==> flow/design.v <==
module Mux2to1 #(
    parameter DATA_WIDTH = 32   
)(
    input [DATA_WIDTH-1:0] in0,   
    input [DATA_WIDTH-1:0] in1,   
    input sel,                    
    output reg [DATA_WIDTH-1:0] out  
);
    always @(*) begin
        out = (sel == 1'b0) ? in0 : in1;
    end
endmodule
module Adder (
    input  [31:0]  a,
    input  [31:0]  b, 
    output [31:0] out
);
	reg [31:0] result;
	always@(*) begin
		result = a + b;     
	end
	assign out = result;
endmodule
module pc_incrementer (
    input [31:0] pc_in,
    output [31:0] pc_out
);
    assign pc_out = pc_in + 32'd1;  
endmodule
module branch_mux (
    input branch_taken,           
    input [31:0] branch_address,  
    input [31:0] next_pc,         
    output reg [31:0] pc_out      
);
    always @(*) begin
        if (branch_taken) begin
            pc_out = branch_address;  
        end else begin
            pc_out = next_pc;         
        end
    end
endmodule
module program_counter (
    input clk,                 
    input reset,               
    input freeze,              
    input [31:0] next_address,  
    output reg [31:0] pc        
);
    always @(posedge clk or posedge reset) begin
        if (reset) begin
            pc <= 32'b0;  
        end else if (!freeze) begin
            pc <= next_address;  
        end
    end
endmodule
module IF_Stage (
    input clk,                      
    input rst,                      
    input freeze,                   
    input Branch_taken,             
    input [31:0] BranchAddr,        
    input [31:0] imem_data,         
    output [31:0] PC,               
    output [31:0] Instruction       
);
    wire [31:0] next_address;        
    wire [31:0] selected_address;    
    program_counter pc_module (
        .clk(clk),
        .reset(rst),
        .freeze(freeze & ~Branch_taken),  
        .next_address(selected_address),  
        .pc(PC)
    );
    pc_incrementer pc_inc (
        .pc_in(PC),
        .pc_out(next_address)
    );
    branch_mux branch_selector (
        .branch_taken(Branch_taken),
        .branch_address(BranchAddr),
        .next_pc(next_address),
        .pc_out(selected_address)
    );
    assign Instruction = imem_data;
endmodule
module IF_Stage_Reg (
    input clk,                      
    input rst,                      
    input freeze,                   
    input flush,                    
    input [31:0] PC_in,             
    input [31:0] Instruction_in,    
    output reg [31:0] PC,           
    output reg [31:0] Instruction   
);
    always @(posedge clk or posedge rst) begin
        if (rst) begin
            PC <= 32'b0;
            Instruction <= 32'b0;
        end else if (flush) begin
            PC <= 32'b0;
            Instruction <= 32'b0;
        end else if (!freeze) begin
            PC <= PC_in;
            Instruction <= Instruction_in;
        end
    end
endmodule
module ConditionCheck(
    input [3:0] condition,
    input [3:0] status,
    output reg result
);
    wire n, z, c, v;
    assign {z, c, n, v} = status;
always @(condition, n, z, c, v) begin
        result = 1'b0;
        case (condition)
            4'b0000: result = z;              
            4'b0001: result = ~z;             
            4'b0010: result = c;              
            4'b0011: result = ~c;             
            4'b0100: result = n;              
            4'b0101: result = ~n;             
            4'b0110: result = v;              
            4'b0111: result = ~v;             
            4'b1000: result = c & ~z;         
            4'b1001: result = ~c | z;         
            4'b1010: result = (n == v);       
            4'b1011: result = (n != v);       
            4'b1100: result = ~z & (n == v);  
            4'b1101: result = z & (n != v);   
            4'b1110: result = 1'b1;           
            default: result = 1'b0;
        endcase
    end
endmodule
module ControlUnit(
    input [1:0] mode,
    input [3:0] opcode,
    input sIn,
    output reg [3:0] aluCmd,
    output reg memRead, memWrite,
    output reg wbEn, branch, sOut
);
    always @(mode, opcode, sIn) begin
        aluCmd = 4'd0;
        {memRead, memWrite} = 2'd0;
        {wbEn, branch, sOut} = 3'd0;
        case (opcode)
            4'b1101: aluCmd = 4'b0001;  
            4'b1111: aluCmd = 4'b1001;  
            4'b0100: aluCmd = 4'b0010;  
            4'b0101: aluCmd = 4'b0011;  
            4'b0010: aluCmd = 4'b0100;  
            4'b0110: aluCmd = 4'b0101;  
            4'b0000: aluCmd = 4'b0110;  
            4'b1100: aluCmd = 4'b0111;  
            4'b0001: aluCmd = 4'b1000;  
            4'b1010: aluCmd = 4'b0100;  
            4'b1000: aluCmd = 4'b0110;  
            default: aluCmd = 4'b0001;
        endcase
        case (mode)
            2'b00: begin
                sOut = sIn;
                wbEn = (opcode == 4'b1010 || opcode == 4'b1000) ? 1'b0 : 1'b1;
            end
            2'b01: begin
                wbEn = sIn;
                memRead = sIn;
                memWrite = ~sIn;
            end
            2'b10: branch = 1'b1;
            default:;
        endcase
    end
endmodule
module RegisterFile (
    input clk, rst,
    input [3:0] src1, src2, Dest_wb,
    input [31:0] Result_WB,
    input writeBackEn,
    output [31:0] Val_Rn,Val_Rm 
);
    reg [31:0] register_array [15:0];
    assign Val_Rn = register_array[src1];
    assign Val_Rm = register_array[src2];
    integer i;
    always @(negedge clk) begin
        if (rst) begin
            for (i = 0; i < 16; i = i + 1) begin
                register_array[i] <= 32'b0;
            end
        end else if (writeBackEn) begin
            register_array[Dest_wb] <= Result_WB;
        end
    end
endmodule
module ID_Stage (
    input clk,                
    input rst,                
    input [31:0] Instruction,  
    input [31:0] Result_WB,    
    input writeBackEn,         
    input [3:0] Dest_wb,       
    input hazard,              
    input [3:0] SR,            
    output WB_EN,              
    output MEM_R_EN,           
    output MEM_W_EN,           
    output [3:0] EXE_CMD,      
    output [31:0] Val_Rn,      
    output [31:0] Val_Rm,      
    output imm,                
    output [11:0] Shift_operand,  
    output signed [23:0] Signed_imm_24,  
    output [3:0] Dest,         
    output [3:0] src1,         
    output [3:0] src2,         
    output B,
    output S,
    output Two_src             
);
    wire [3:0] cond_code;           
    wire [1:0] mode;                
    wire [3:0] opcode;              
    wire cond_result;               
    wire ctrl_wbEn, ctrl_memRead, ctrl_memWrite, ctrl_branch, ctrl_s;
    wire [3:0] reg_src2;            
    wire [3:0] ctrl_aluCmd;         
    wire cond_final;                
    assign cond_code = Instruction[31:28];
    assign mode = Instruction[27:26];
    assign opcode = Instruction[24:21];
    assign imm = Instruction[25];
    assign Shift_operand = Instruction[11:0];
    assign Signed_imm_24 = Instruction[23:0];
    assign Dest = Instruction[15:12];
    assign src1 = Instruction[19:16];
    assign Two_src = ~imm | ctrl_memWrite;
    ConditionCheck condition_check(
        .condition(cond_code),
        .status(SR),
        .result(cond_result)
    );
    ControlUnit control_unit(
        .mode(mode),
        .opcode(opcode),
        .sIn(Instruction[20]),
        .aluCmd(ctrl_aluCmd),
        .memRead(ctrl_memRead),
        .memWrite(ctrl_memWrite),
        .wbEn(ctrl_wbEn),
        .branch(ctrl_branch),
        .sOut(ctrl_s)
    );
    RegisterFile rf(
        .clk(clk),
        .rst(rst),
        .src1(Instruction[19:16]),
        .src2(reg_src2),
        .Dest_wb(Dest_wb),
        .Result_WB(Result_WB),
        .writeBackEn(writeBackEn),
        .Val_Rn(Val_Rn),
        .Val_Rm(Val_Rm)
    );
    Mux2to1 #(.DATA_WIDTH(4)) mux_regSrc2(
        .in0(Instruction[3:0]),
        .in1(Instruction[15:12]),
        .sel(ctrl_memWrite),
        .out(reg_src2)
    );
    assign cond_final = ~cond_result | hazard;
    assign src2 = reg_src2;
    Mux2to1 #(.DATA_WIDTH(9)) mux_ctrlSignals(
        .in0({ctrl_aluCmd, ctrl_memRead, ctrl_memWrite, ctrl_wbEn, ctrl_branch, ctrl_s}),
        .in1(9'd0),
        .sel(cond_final),
        .out({EXE_CMD, MEM_R_EN, MEM_W_EN, WB_EN, B, S})
    );
endmodule
module ID_Stage_Reg (
    input clk,                
    input rst,                
    input flush,              
    input WB_EN_IN,           
    input MEM_R_EN_IN,        
    input MEM_W_EN_IN,        
    input B_in,               
    input S_in,               
    input [3:0] EXE_CMD_IN,   
    input [31:0] PC_IN,       
    input [31:0] Val_Rn_IN,   
    input [31:0] Val_Rm_IN,   
    input imm_IN,             
    input signed [11:0] Shift_operand_IN,  
    input [23:0] Signed_imm_24_IN,         
    input [3:0] Dest_IN,      
    input [3:0] SR_in,
    output reg WB_EN,         
    output reg MEM_R_EN,      
    output reg MEM_W_EN,      
    output reg [3:0] EXE_CMD,  
    output reg [31:0] PC,     
    output reg [31:0] Val_Rn,  
    output reg [31:0] Val_Rm,  
    output reg imm,           
    output reg [11:0] Shift_operand,  
    output reg [23:0] Signed_imm_24,  
    output reg [3:0] Dest,     
    output reg B_out,
    output reg S_out,
    output reg [3:0] SR_out
);
    always @(posedge clk or posedge rst) begin
        if (rst) begin
            WB_EN <= 1'b0;
            MEM_R_EN <= 1'b0;
            MEM_W_EN <= 1'b0;
            B_out <= 1'b0;
            S_out <= 1'b0;
            EXE_CMD <= 4'b0;
            PC <= 32'b0;
            Val_Rn <= 32'b0;
            Val_Rm <= 32'b0;
            imm <= 1'b0;
            Shift_operand <= 12'b0;
            Signed_imm_24 <= 24'b0;
            Dest <= 4'b0;
            SR_out <= 4'b0;
        end else if (flush) begin
            WB_EN <= 1'b0;
            MEM_R_EN <= 1'b0;
            MEM_W_EN <= 1'b0;
            B_out <= 1'b0;
            S_out <= 1'b0;
            EXE_CMD <= 4'b0;
            PC <= 32'b0;
            Val_Rn <= 32'b0;
            Val_Rm <= 32'b0;
            imm <= 1'b0;
            Shift_operand <= 12'b0;
            Signed_imm_24 <= 24'b0;
            Dest <= 4'b0;
            SR_out <= 4'b0;
        end else begin
            WB_EN <= WB_EN_IN;
            MEM_R_EN <= MEM_R_EN_IN;
            MEM_W_EN <= MEM_W_EN_IN;
            B_out <= B_in;
            S_out <= S_in;
            EXE_CMD <= EXE_CMD_IN;
            PC <= PC_IN;
            Val_Rn <= Val_Rn_IN;
            Val_Rm <= Val_Rm_IN;
            imm <= imm_IN;
            Shift_operand <= Shift_operand_IN;
            Signed_imm_24 <= Signed_imm_24_IN;
            Dest <= Dest_IN;
            SR_out <= SR_in;
        end
    end
endmodule
module Val2_Generator
(
    input       [11:0]    shifter_operand,
    input                           imm, is_for_memory,
    input   [31:0]       val_Rm,
    output reg [31:0]   val2_out
);
    reg [31:0]  _32bit_immd_temp;
    always @(*) begin
        _32bit_immd_temp = {24'b0, shifter_operand[7:0]};
        if(is_for_memory == 1'b1)
            val2_out = {20'b0, shifter_operand};
        else if(imm == 1'b1) begin
            val2_out = (_32bit_immd_temp >> {shifter_operand[11:8], 1'b0}) |
                       (_32bit_immd_temp << (6'd32 - {shifter_operand[11:8], 1'b0}));
        end
        else begin
            case (shifter_operand[6:5])
                00: begin
                    val2_out = val_Rm << shifter_operand[11:7];
                end
                01: begin
                    val2_out = val_Rm >> shifter_operand[11:7];
                end
                10: begin
                    val2_out = val_Rm >>> shifter_operand[11:7];
                end
                11: begin
                    val2_out = (val_Rm >> shifter_operand[11:7]) |
                               (val_Rm << (6'd32 - shifter_operand[11:7]));
                end
                default:begin
                    val2_out = val_Rm << shifter_operand[11:7];
                end
            endcase
        end
    end
endmodule
module ALU
(
    input       [31:0]   val1, val2,
    input                           carry,
    input       [3:0]               EX_command,
    output  [31:0]   res,
    output  [3:0]               SR
);
    reg V1, C1;
    wire N1, Z1;
    reg [32:0] temp_res;
    assign res = temp_res[31:0];
    assign SR = {Z1, C1, N1, V1};
    assign N1 = res[31];
    assign Z1 = |res ? 0:1;
    always @(*) begin
        V1 = 1'b0;
        C1 = 1'b0;
        case (EX_command)
            4'b0001: begin
                temp_res = val2;
            end
            4'b1001: begin
                temp_res = ~val2;
            end
            4'b0010: begin
                temp_res = val1 + val2;
                C1 = temp_res[32];
                V1 = (val1[31] ~^ val2[31]) & (temp_res[31] ^ val1[31]);
            end
            4'b0011: begin
                temp_res = val1 + val2 + carry;
                C1 = temp_res[32];
                V1 = (val1[31] ~^ val2[31]) & (temp_res[31] ^ val1[31]);
            end
            4'b0100: begin
                temp_res = {val1[31], val1} - {val2[31], val2};
                C1 = temp_res[32];
                V1 = (val1[31] ^ val2[31]) & (temp_res[31] ^ val1[31]);
            end
            4'b0101: begin
                temp_res = val1 - val2 - {31'b0,~carry}; 
                C1 = temp_res[32];
                V1 = (val1[31] ^ val2[31]) & (temp_res[31] ^ val1[31]);
            end
            4'b0110: begin
                temp_res = val1 & val2;
            end
            4'b0111: begin
                temp_res = val1 | val2;
            end
            4'b1000: begin
                temp_res = val1 ^ val2;
            end
            4'b1100: begin
                temp_res = {val1[31], val1} - {val2[31], val2};
                C1 = temp_res[32];
                V1 = (val1[31] ^ val2[31]) & (temp_res[31] ^ val1[31]);
            end
            4'b1110: begin
                temp_res = val1 & val2;
            end
            4'b1010: begin
                temp_res = val1 + val2;
            end
            4'b1010: begin
                temp_res = val1 - val2;
            end
            default:
                temp_res = 32'b0;
        endcase
    end
endmodule
module EXE_Stage
(
  input                    clk,
  input                    rst,
  input  [31:0] pc_in,
  input  [23:0] signed_immediate,
  input  [3:0] EX_command,
  input  [3:0] SR_in,
  input  [11:0] shifter_operand,
  input  [3:0] dst_in,
  input  mem_read_in, mem_write_in, imm, WB_en_in, B_in,
  input  [31:0] val_Rn_in, val_Rm_in,
  output [3:0] dst_out,
  output [3:0] SR_out,
  output [31:0] ALU_res,
  output [31:0] val_Rm_out,
  output [31:0] branch_address,
  output mem_read_out, mem_write_out, WB_en_out, B_out,
  output [31:0] pc 
);
  wire [31:0] val2;
  wire is_for_memory;
  Adder Adder_Inst(
    .a(pc_in + 1'b1),
    .b({{(8){signed_immediate[23]}}, signed_immediate}),
    .out(branch_address)
  );
  wire [31:0] alu_src1;
  wire [31:0] alu_src2;
  Val2_Generator Val2_Generator_Inst(
    .val_Rm(val_Rm_in),
    .shifter_operand(shifter_operand),
    .imm(imm),
    .is_for_memory(is_for_memory),
    .val2_out(val2)
	);
  ALU ALU_Inst(
    .val1(val_Rn_in),
    .val2(val2),
    .EX_command(EX_command),
    .carry(SR_in[2]),
    .res(ALU_res),
    .SR(SR_out)
  );
  assign is_for_memory = mem_read_in | mem_write_in;
  assign pc = pc_in;
  assign dst_out = dst_in;
	assign mem_read_out = mem_read_in;
	assign mem_write_out = mem_write_in;
  assign WB_en_out = WB_en_in;
  assign B_out = B_in;
  assign val_Rm_out = val_Rm_in;
endmodule
module EXE_Stage_Reg
(
  input                    clk,
  input                    rst,
  input  [31:0] pc_in,
  input  [3:0] dst_in,
  input  mem_read_in, mem_write_in, WB_en_in,
  input  [31:0] val_Rm_in,
  input [31:0] ALU_res_in,
  output reg [3:0] dst_out,
  output reg [31:0] ALU_res_out,
  output reg [31:0] val_Rm_out,
  output reg mem_read_out, mem_write_out, WB_en_out,
  output reg [31:0] pc 
);
always @(posedge clk, posedge rst) begin
    if(rst) begin
      pc <= 0;
      dst_out <=  0;
      ALU_res_out <= 0;
      val_Rm_out <= 0;
      mem_read_out <= 0;
      mem_write_out <= 0;
      WB_en_out <= 0;
    end
    else begin
      pc <= pc_in;
      dst_out <= dst_in;
      ALU_res_out <= ALU_res_in;
      val_Rm_out <= val_Rm_in;
      mem_read_out <= mem_read_in;
      mem_write_out <= mem_write_in;
      WB_en_out <= WB_en_in;
    end
end
endmodule
module MEM_Reg
(
    input                       clk,
    input                       rst,
    input [3:0] dst,
    input [31:0] ALU_res,
    input [31:0] mem,
    input mem_read, WB_en,
    output reg [3:0] dst_out,
    output reg [31:0] ALU_res_out,
    output reg [31:0] mem_out,
    output reg mem_read_out, WB_en_out
);
always @(posedge clk, posedge rst) begin
    if(rst) begin
        dst_out <= 0;
        ALU_res_out <= 0;
        mem_out <= 0;
        mem_read_out <= 0;
        WB_en_out <= 0;
    end
    else begin
        dst_out <= dst;
        ALU_res_out <= ALU_res;
        mem_out <= mem;
        mem_read_out <= mem_read;
        WB_en_out <= WB_en;
    end
end
endmodule
module WB_Stage
(
    input                    clk,
    input                    rst,
    input [3:0] dst,
    input [31:0] ALU_res,
    input [31:0] mem,
    input mem_read, WB_en,
    output [3:0] WB_Dest,
    output WB_en_out,
    output [31:0] WB_Value
);
assign WB_Dest = dst;
assign WB_en_out = WB_en;
Mux2to1 #(.DATA_WIDTH(32)) MUX_2_to_1_Reg_File (
		.in0(ALU_res), .in1(mem),
		.sel(mem_read),
		.out(WB_Value)
	);
endmodule
module Status_Reg
(
    input            clk,
    input            rst,
    input            load,
    input      [3:0] status_in,
    output reg [3:0] status
);
    always @(negedge clk or posedge rst) begin
  if(rst) begin
    status <= 0;
  end  
  else if(load) begin
    status <= status_in;
  end
  else begin
    status <= status;
  end    
 end
endmodule
module HazardUnit(
    input [3:0] rn, rdm,
    input twoSrc,
    input [3:0] destEx, destMem,
    input wbEnEx, wbEnMem,  
    output reg hazard
);
   always @(*) begin
        hazard = 1'b0;
        if (wbEnEx) begin
            if ((rn == destEx) || (twoSrc && (rdm == destEx))) begin
                hazard = 1'b1;
            end
        end
        if (wbEnMem) begin
            if ((rn == destMem) || (twoSrc && (rdm == destMem))) begin
                hazard = 1'b1;
            end
        end
    end
endmodule
module arm_core (
    input         clk,
    input         rst,
    output [7:0]  imem_addr,
    input  [31:0] imem_data,
    output [5:0]  dmem_addr,
    output [31:0] dmem_wdata,
    output        dmem_we,
    input  [31:0] dmem_rdata,
    output        wb_en,
    output [3:0]  wb_dest,
    output [31:0] wb_value
);
  wire [31:0] IF_stage_pc_out;
  wire [31:0] IF_stage_instruction_out;
  wire [31:0] branch_address;
  wire EXE_stage_B_out;
  wire hazard_detected;
  IF_Stage IF_Stage_Inst (
    .clk(clk),
    .rst(rst),
    .freeze(hazard_detected),
    .Branch_taken(EXE_stage_B_out),
    .BranchAddr(branch_address),
    .imem_data(imem_data),
    .PC(IF_stage_pc_out),
    .Instruction(IF_stage_instruction_out)
  );
  assign imem_addr = IF_stage_pc_out[7:0];
  wire [31:0] IF_reg_pc_out;
  wire [31:0] IF_reg_instruction_out;
  IF_Stage_Reg IF_Reg_Inst (
    .clk(clk),
    .rst(rst),
    .freeze(hazard_detected),
    .flush(EXE_stage_B_out),
    .PC_in(IF_stage_pc_out),
    .Instruction_in(IF_stage_instruction_out),
    .PC(IF_reg_pc_out),
    .Instruction(IF_reg_instruction_out)
  );
  wire [3:0]  ID_stage_reg_file_dst;
  wire [3:0]  ID_stage_reg_file_src1, ID_stage_reg_file_src2;
  wire [31:0] ID_stage_val_Rn, ID_stage_val_Rm;
  wire [23:0] ID_stage_signed_immediate;
  wire [11:0] ID_stage_shifter_operand;
  wire [3:0]  ID_stage_EX_command_out;
  wire [3:0]  status;
  wire ID_stage_mem_read_out, ID_stage_mem_write_out, ID_stage_WB_en_out,
       ID_stage_Imm_out, ID_stage_B_out, ID_stage_SR_update_out;
  wire [3:0]  WB_Stage_dst_out;
  wire [31:0] WB_Value;
  wire WB_Stage_WB_en_out;
  wire has_src1;
  ID_Stage ID_Stage_Inst (
    .clk(clk),
    .rst(rst),
    .hazard(hazard_detected),
    .Instruction(IF_reg_instruction_out),
    .Dest_wb(WB_Stage_dst_out),
    .Result_WB(WB_Value),
    .writeBackEn(WB_Stage_WB_en_out),
    .SR(status),
    .Dest(ID_stage_reg_file_dst),
    .Val_Rn(ID_stage_val_Rn), .Val_Rm(ID_stage_val_Rm),
    .Signed_imm_24(ID_stage_signed_immediate),
    .Shift_operand(ID_stage_shifter_operand),
    .EXE_CMD(ID_stage_EX_command_out),
    .MEM_R_EN(ID_stage_mem_read_out), .MEM_W_EN(ID_stage_mem_write_out),
    .WB_EN(ID_stage_WB_en_out),
    .imm(ID_stage_Imm_out),
    .B(ID_stage_B_out),
    .S(ID_stage_SR_update_out),
    .Two_src(has_src1),
    .src1(ID_stage_reg_file_src1),
    .src2(ID_stage_reg_file_src2)
  );
  wire [31:0] ID_reg_pc_out;
  wire [3:0]  ID_reg_reg_file_dst_out;
  wire [31:0] ID_reg_val_Rn_out, ID_reg_val_Rm_out;
  wire [23:0] ID_reg_signed_immediate_out;
  wire [11:0] ID_reg_shifter_operand_out;
  wire [3:0]  ID_reg_SR_out, ID_reg_EX_command_out;
  wire ID_reg_mem_read_out, ID_reg_mem_write_out, ID_reg_WB_en_out,
       ID_reg_Imm_out, ID_reg_B_out, ID_reg_SR_update_out;
  ID_Stage_Reg ID_Reg_Inst (
    .clk(clk),
    .rst(rst),
    .flush(EXE_stage_B_out),
    .PC_IN(IF_reg_pc_out),
    .Dest_IN(ID_stage_reg_file_dst),
    .Val_Rn_IN(ID_stage_val_Rn), .Val_Rm_IN(ID_stage_val_Rm),
    .Signed_imm_24_IN(ID_stage_signed_immediate),
    .Shift_operand_IN(ID_stage_shifter_operand),
    .EXE_CMD_IN(ID_stage_EX_command_out),
    .MEM_R_EN_IN(ID_stage_mem_read_out), .MEM_W_EN_IN(ID_stage_mem_write_out),
    .WB_EN_IN(ID_stage_WB_en_out),
    .imm_IN(ID_stage_Imm_out),
    .B_in(ID_stage_B_out),
    .S_in(ID_stage_SR_update_out),
    .PC(ID_reg_pc_out),
    .Dest(ID_reg_reg_file_dst_out),
    .Val_Rn(ID_reg_val_Rn_out), .Val_Rm(ID_reg_val_Rm_out),
    .Signed_imm_24(ID_reg_signed_immediate_out),
    .Shift_operand(ID_reg_shifter_operand_out),
    .EXE_CMD(ID_reg_EX_command_out),
    .MEM_R_EN(ID_reg_mem_read_out), .MEM_W_EN(ID_reg_mem_write_out),
    .WB_EN(ID_reg_WB_en_out),
    .imm(ID_reg_Imm_out),
    .B_out(ID_reg_B_out),
    .S_out(ID_reg_SR_update_out),
    .SR_in(status),
    .SR_out(ID_reg_SR_out)
  );
  wire [31:0] EXE_stage_pc_out;
  wire [3:0]  EXE_stage_reg_file_dst_out;
  wire [31:0] EXE_stage_val_Rm_out;
  wire [3:0]  EXE_stage_SR_out;
  wire [31:0] ALU_res;
  wire EXE_stage_mem_read_out, EXE_stage_mem_write_out, EXE_stage_WB_en_out;
  EXE_Stage EXE_Stage_Inst (
    .clk(clk),
    .rst(rst),
    .pc_in(ID_reg_pc_out),
    .signed_immediate(ID_reg_signed_immediate_out),
    .EX_command(ID_reg_EX_command_out),
    .SR_in(ID_reg_SR_out),
    .shifter_operand(ID_reg_shifter_operand_out),
    .dst_in(ID_reg_reg_file_dst_out),
    .mem_read_in(ID_reg_mem_read_out), .mem_write_in(ID_reg_mem_write_out),
    .imm(ID_reg_Imm_out),
    .WB_en_in(ID_reg_WB_en_out),
    .B_in(ID_reg_B_out),
    .val_Rn_in(ID_reg_val_Rn_out), .val_Rm_in(ID_reg_val_Rm_out),
    .dst_out(EXE_stage_reg_file_dst_out),
    .SR_out(EXE_stage_SR_out),
    .ALU_res(ALU_res),
    .val_Rm_out(EXE_stage_val_Rm_out),
    .branch_address(branch_address),
    .mem_read_out(EXE_stage_mem_read_out), .mem_write_out(EXE_stage_mem_write_out),
    .WB_en_out(EXE_stage_WB_en_out),
    .B_out(EXE_stage_B_out),
    .pc(EXE_stage_pc_out)
  );
  wire [31:0] EXE_reg_pc_out;
  wire [3:0]  EXE_reg_dst_out;
  wire [31:0] EXE_reg_ALU_res_out;
  wire [31:0] EXE_reg_val_Rm_out;
  wire EXE_reg_mem_read_out, EXE_reg_mem_write_out, EXE_reg_WB_en_out;
  EXE_Stage_Reg EXE_Reg_Inst (
    .clk(clk),
    .rst(rst),
    .pc_in(EXE_stage_pc_out),
    .dst_in(EXE_stage_reg_file_dst_out),
    .mem_read_in(EXE_stage_mem_read_out), .mem_write_in(EXE_stage_mem_write_out),
    .WB_en_in(EXE_stage_WB_en_out),
    .val_Rm_in(EXE_stage_val_Rm_out),
    .ALU_res_in(ALU_res),
    .dst_out(EXE_reg_dst_out),
    .ALU_res_out(EXE_reg_ALU_res_out),
    .val_Rm_out(EXE_reg_val_Rm_out),
    .mem_read_out(EXE_reg_mem_read_out), .mem_write_out(EXE_reg_mem_write_out),
    .WB_en_out(EXE_reg_WB_en_out),
    .pc(EXE_reg_pc_out)
  );
  wire [31:0] Mem_Stage_mem_out;
  assign dmem_addr  = EXE_reg_ALU_res_out[7:2];
  assign dmem_wdata = EXE_reg_val_Rm_out;
  assign dmem_we    = EXE_reg_mem_write_out;
  assign Mem_Stage_mem_out = EXE_reg_mem_read_out ? dmem_rdata : 32'b0;
  wire [3:0]  Mem_Reg_dst_out;
  wire [31:0] Mem_Reg_ALU_res_out;
  wire [31:0] Mem_Reg_mem_out;
  wire Mem_Reg_read_out, Mem_Reg_WB_en_out;
  MEM_Reg Mem_Reg_Inst (
    .clk(clk),
    .rst(rst),
    .dst(EXE_reg_dst_out),
    .ALU_res(EXE_reg_ALU_res_out),
    .mem(Mem_Stage_mem_out),
    .mem_read(EXE_reg_mem_read_out),
    .WB_en(EXE_reg_WB_en_out),
    .dst_out(Mem_Reg_dst_out),
    .ALU_res_out(Mem_Reg_ALU_res_out),
    .mem_out(Mem_Reg_mem_out),
    .mem_read_out(Mem_Reg_read_out),
    .WB_en_out(Mem_Reg_WB_en_out)
  );
  WB_Stage WB_Stage_Inst (
    .clk(clk),
    .rst(rst),
    .dst(Mem_Reg_dst_out),
    .ALU_res(Mem_Reg_ALU_res_out),
    .mem(Mem_Reg_mem_out),
    .mem_read(Mem_Reg_read_out),
    .WB_en(Mem_Reg_WB_en_out),
    .WB_Dest(WB_Stage_dst_out),
    .WB_en_out(WB_Stage_WB_en_out),
    .WB_Value(WB_Value)
  );
  assign wb_en    = WB_Stage_WB_en_out;
  assign wb_dest  = WB_Stage_dst_out;
  assign wb_value = WB_Value;
  Status_Reg Status_Reg_Inst (
    .clk(clk),
    .rst(rst),
    .load(ID_reg_SR_update_out),
    .status_in(EXE_stage_SR_out),
    .status(status)
  );
  HazardUnit Hazard_Detection_Unit_Inst (
    .rn(ID_stage_reg_file_src1),
    .rdm(ID_stage_reg_file_src2),
    .destEx(ID_reg_reg_file_dst_out),
    .destMem(EXE_reg_dst_out),
    .wbEnEx(ID_reg_WB_en_out),
    .wbEnMem(EXE_reg_WB_en_out),
    .twoSrc(has_src1),
    .hazard(hazard_detected)
  );
endmodule
==> reports on arm_core <==
Tool chain data of arm_core:

Each step is given for the RTL above and for the edited RTL.
Lines under "original" count in the file above, lines under "edited" in the edited file.
"difference" is "edited" less "original", of the values as shown; "relative change" is that difference over "original", in percent.
Library cell names are shortened.
A cell with n/a has no value.

* top module: arm_core
* clock input: clk
* library: sky130hd
* library corner: tt_025C_1v80

Diff:

Unified diff, file above to edited file.
The edited RTL no longer does the same as the RTL above: the edit was made by script, with no optimisation intended.

```diff
@@ -279,5 +279,5 @@
     assign cond_final = ~cond_result | hazard;
     assign src2 = reg_src2;
-    Mux2to1 #(.DATA_WIDTH(9)) mux_ctrlSignals(
+    Mux2to1 #(.DATA_WIDTH(7)) mux_ctrlSignals(
         .in0({ctrl_aluCmd, ctrl_memRead, ctrl_memWrite, ctrl_wbEn, ctrl_branch, ctrl_s}),
         .in1(9'd0),
```

Word-level counts:

Yosys after proc, flatten, opt, wreduce and memory -nomap, before mapping. Memory bits, and registers merged into a memory's read port (data or address), are not among the register bits. Print and check cells are not counted.
Yosys's memory passes give these memory sizes; they may raise the number of words (mostly to a power of two), join words into wider ones and drop unused or constant bits.

Operators by class
* shifts and indexed selects: original 4, edited 4, difference 0, relative change 0.00%
* equal/unequal tests: original 38, edited 38, difference 0, relative change 0.00%
* reductions and logical operators: original 11, edited 11, difference 0, relative change 0.00%
* $add $sub $neg: original 9, edited 9, difference 0, relative change 0.00%
* bitwise logic cells: original 32, edited 32, difference 0, relative change 0.00%
* muxes and demuxes: original 48, edited 48, difference 0, relative change 0.00%

Operator list
* 4-bit two-way mux: original 5, edited 4, difference -1, relative change -20.00%
* 9-bit two-way mux: original 1, edited 0, difference -1, relative change -100.00%
* 2-bit two-way mux: original 0, edited 1, difference +1
* 7-bit two-way mux: original 0, edited 1, difference +1
* 1-bit two-way mux: original 19, edited 19, difference 0, relative change 0.00%
* 32-bit two-way mux: original 15, edited 15, difference 0, relative change 0.00%
* 4-bit equality test (second input constant): original 14, edited 14, difference 0, relative change 0.00%
* 1-bit inverter: original 9, edited 9, difference 0, relative change 0.00%
* 1-bit bitwise AND: original 8, edited 8, difference 0, relative change 0.00%
* 4-bit by 3-bit equality test with 1-bit output (second input constant): original 8, edited 8, difference 0, relative change 0.00%
* 1-bit bitwise XOR: original 5, edited 5, difference 0, relative change 0.00%
* 4-bit by 2-bit equality test with 1-bit output (second input constant): original 4, edited 4, difference 0, relative change 0.00%
* 4-bit equality test: original 4, edited 4, difference 0, relative change 0.00%
* 1-bit bitwise OR: original 4, edited 4, difference 0, relative change 0.00%
* 1-bit logical OR: original 3, edited 3, difference 0, relative change 0.00%
* 2-bit OR reduction: original 3, edited 3, difference 0, relative change 0.00%
* 32-bit by 1-bit adder with 32-bit output (second input constant): original 2, edited 2, difference 0, relative change 0.00%
* 2-bit by 1-bit equality test with 1-bit output (second input constant): original 2, edited 2, difference 0, relative change 0.00%
* 4-bit by 1-bit equality test with 1-bit output (second input constant): original 2, edited 2, difference 0, relative change 0.00%
* 1-bit logical AND: original 2, edited 2, difference 0, relative change 0.00%
* 32-bit bitwise OR: original 2, edited 2, difference 0, relative change 0.00%
* 1-bit parallel mux with 4-bit select: original 2, edited 2, difference 0, relative change 0.00%
* 32-bit by 32-bit subtractor with 33-bit output: original 2, edited 2, difference 0, relative change 0.00%
* 32-bit adder: original 1, edited 1, difference 0, relative change 0.00%
* 32-bit by 32-bit adder with 33-bit output: original 1, edited 1, difference 0, relative change 0.00%
* 33-bit by 1-bit adder with 33-bit output: original 1, edited 1, difference 0, relative change 0.00%
* 32-bit bitwise AND: original 1, edited 1, difference 0, relative change 0.00%
* 1-bit equality test: original 1, edited 1, difference 0, relative change 0.00%

Not every row of either side is listed.

Word-level totals
* memory bits (read-only): original 64, edited 64, difference 0, relative change 0.00%
* memory bits (writable): original 512, edited 512, difference 0, relative change 0.00%
* cells after elaboration: original 173, edited 173, difference 0, relative change 0.00%
* flip-flop bits (word level): original 390, edited 390, difference 0, relative change 0.00%
* memory cells: original 2, edited 2, difference 0, relative change 0.00%
* output and inout bits: original 84, edited 84, difference 0, relative change 0.00%
* bits of input ports: original 66, edited 66, difference 0, relative change 0.00%

Logic depth:

Longest topological path by Yosys (ltp), each cell counted once; first at word level (registers and memories cut), then after technology mapping (sequential cells cut; the memories' decode and read muxes count).

Logic depth
* depth after elaboration: original 13, edited 13, difference 0, relative change 0.00%
* ABC_AREA: original 0, edited 0
* depth in mapped cells: original 32, edited 28, difference -4, relative change -12.50%
* gate-level depth less buffers: original 26, edited 23, difference -3, relative change -11.54%

Mapped cells and area:

Yosys stat after the flow's synthesis: flattened, memories mapped to cells. It holds for the ABC_AREA given above (unset counts as 0); a run with the other value may have another netlist.

Mapped netlist
* area of sequential cells (sq um): original 22681.8, edited 22631.7, difference -50.1, relative change -0.22%
* cell area after synthesis (sq um): original 51411.8, edited 45109.5, difference -6302.3, relative change -12.26%
* flip-flop cells: original 804, edited 802, difference -2, relative change -0.25%
* buffers: original 416, edited 369, difference -47, relative change -11.30%
* mapped cells: original 5166, edited 4239, difference -927, relative change -17.94%

Cells by type
* ha_1: original 163, edited 43, difference -120, relative change -73.62%
* inv_1: original 171, edited 68, difference -103, relative change -60.23%
* nor2_1: original 736, edited 647, difference -89, relative change -12.09%
* a21oi_1: original 236, edited 168, difference -68, relative change -28.81%
* nand2_1: original 589, edited 532, difference -57, relative change -9.68%
* clkbuf_1: original 325, edited 282, difference -43, relative change -13.23%
* xnor2_1: original 95, edited 55, difference -40, relative change -42.11%
* o21ai_0: original 118, edited 79, difference -39, relative change -33.05%
* nand3_1: original 67, edited 43, difference -24, relative change -35.82%
* o211ai_1: original 53, edited 29, difference -24, relative change -45.28%
* a211oi_1: original 240, edited 217, difference -23, relative change -9.58%
* a221oi_1: original 25, edited 4, difference -21, relative change -84.00%
* a21o_1: original 30, edited 12, difference -18, relative change -60.00%
* nor2b_1: original 96, edited 79, difference -17, relative change -17.71%
* o22ai_1: original 45, edited 28, difference -17, relative change -37.78%
* nor4_1: original 31, edited 14, difference -17, relative change -54.84%
* a22oi_1: original 23, edited 8, difference -15, relative change -65.22%
* xor2_1: original 33, edited 19, difference -14, relative change -42.42%

Not every row of either side is listed.
By module: a second synthesis without flattening, with its own total; a netlist apart from the flattened one above.

Unflattened totals
* cell total of the unflattened synthesis: original 5425, edited 5425, difference 0, relative change 0.00%
* area (unflattened synthesis) (sq um): original 62049.5, edited 62034.5, difference -15.0, relative change -0.02%

Each row is one instance without its submodules.

Modules, original
* RegisterFile: instances 1, cells 1688, area 26586.7 sq um, seq. area 15374.7 sq um
* ALU: instances 1, cells 1498, area 10402.5 sq um, seq. area 0.0 sq um
* Val2_Generator: instances 1, cells 700, area 5597.9 sq um, seq. area 0.0 sq um
* ID_Stage_Reg: instances 1, cells 317, area 4778.3 sq um, seq. area 3753.6 sq um
* IF_Stage_Reg: instances 1, cells 207, area 2621.3 sq um, seq. area 1601.5 sq um
* EXE_Stage_Reg: instances 1, cells 104, area 2581.2 sq um, seq. area 2577.5 sq um
* MEM_Reg: instances 1, cells 71, area 1755.4 sq um, seq. area 1751.7 sq um
* Adder: instances 1, cells 232, area 1720.4 sq um, seq. area 0.0 sq um
* program_counter: instances 1, cells 69, area 1348.8 sq um, seq. area 800.8 sq um
* EXE_Stage: instances 1, cells 169, area 1231.2 sq um, seq. area 0.0 sq um
* pc_incrementer: instances 1, cells 86, area 610.6 sq um, seq. area 0.0 sq um
* Mux2to1 #(DATA_WIDTH=32): instances 1, cells 36, area 544.3 sq um, seq. area 0.0 sq um
* branch_mux: instances 1, cells 36, area 544.3 sq um, seq. area 0.0 sq um
* ID_Stage: instances 1, cells 48, area 354.1 sq um, seq. area 0.0 sq um

original: Modules not listed: 9.

Modules, edited
* RegisterFile: instances 1, cells 1688, area 26586.7 sq um, seq. area 15374.7 sq um
* ALU: instances 1, cells 1498, area 10402.5 sq um, seq. area 0.0 sq um
* Val2_Generator: instances 1, cells 700, area 5597.9 sq um, seq. area 0.0 sq um
* ID_Stage_Reg: instances 1, cells 317, area 4778.3 sq um, seq. area 3753.6 sq um
* IF_Stage_Reg: instances 1, cells 207, area 2621.3 sq um, seq. area 1601.5 sq um
* EXE_Stage_Reg: instances 1, cells 104, area 2581.2 sq um, seq. area 2577.5 sq um
* MEM_Reg: instances 1, cells 71, area 1755.4 sq um, seq. area 1751.7 sq um
* Adder: instances 1, cells 232, area 1720.4 sq um, seq. area 0.0 sq um
* program_counter: instances 1, cells 69, area 1348.8 sq um, seq. area 800.8 sq um
* EXE_Stage: instances 1, cells 169, area 1231.2 sq um, seq. area 0.0 sq um
* pc_incrementer: instances 1, cells 86, area 610.6 sq um, seq. area 0.0 sq um
* Mux2to1 #(DATA_WIDTH=32): instances 1, cells 36, area 544.3 sq um, seq. area 0.0 sq um
* branch_mux: instances 1, cells 36, area 544.3 sq um, seq. area 0.0 sq um
* ID_Stage: instances 1, cells 50, area 369.1 sq um, seq. area 0.0 sq um

edited: Modules not listed: 9.

Measured runs:

Both versions went through the flow (Yosys, OpenROAD) with the same settings in each pair. Constraints: input delay and output delay 20% of the set period each, output load 0.01 pF.

Flow settings, pair A:
* CORE_UTILIZATION: 40
* PLACE_DENSITY: 0.6
* period_ns: 15.7
* CAP_MARGIN: 20
* CORE_MARGIN: 2
* SLEW_MARGIN: 20

Measured results, pair A
* netlist area reported by Yosys (sq um): original 51411.8, edited 45109.5, difference -6302.3, relative change -12.26%
* summed negative setup slack (ns): original 0.000, edited 0.000, difference 0.000
* worst setup slack after layout (ns): original 0.156, edited 0.670, difference +0.514
* standard-cell area after layout (sq um): original 61504.0, edited 53532.6, difference -7971.4, relative change -12.96%
* area inside the die boundary (sq um): original 131414.0, edited 115478.0, difference -15936.0, relative change -12.13%
* utilization after routing (%): original 48.2, edited 47.7, difference -0.5
* final worst hold slack (ns): original 0.348, edited 0.338, difference -0.010

Flow settings, pair B:
* CORE_ASPECT_RATIO: 1.53
* CORE_MARGIN: 6
* CORE_UTILIZATION: 16
* MIN_ROUTING_LAYER: met2
* PLACE_DENSITY_LB_ADDON: 0.04
* SETUP_SLACK_MARGIN: 0.9
* period_ns: 17.6
* CAP_MARGIN: 20
* SLEW_MARGIN: 20

Measured results, pair B
* netlist area reported by Yosys (sq um): original 51411.8, edited 45109.5, difference -6302.3, relative change -12.26%
* summed negative setup slack (ns): original 0.000, edited 0.000, difference 0.000
* worst setup slack after layout (ns): original 1.054, edited 1.117, difference +0.063
* standard-cell area after layout (sq um): original 69342.8, edited 57649.0, difference -11693.8, relative change -16.86%
* area inside the die boundary (sq um): original 335381.0, edited 295109.0, difference -40272.0, relative change -12.01%
* utilization after routing (%): original 21.8, edited 20.6, difference -1.2
* final worst hold slack (ns): original 0.349, edited 0.346, difference -0.003
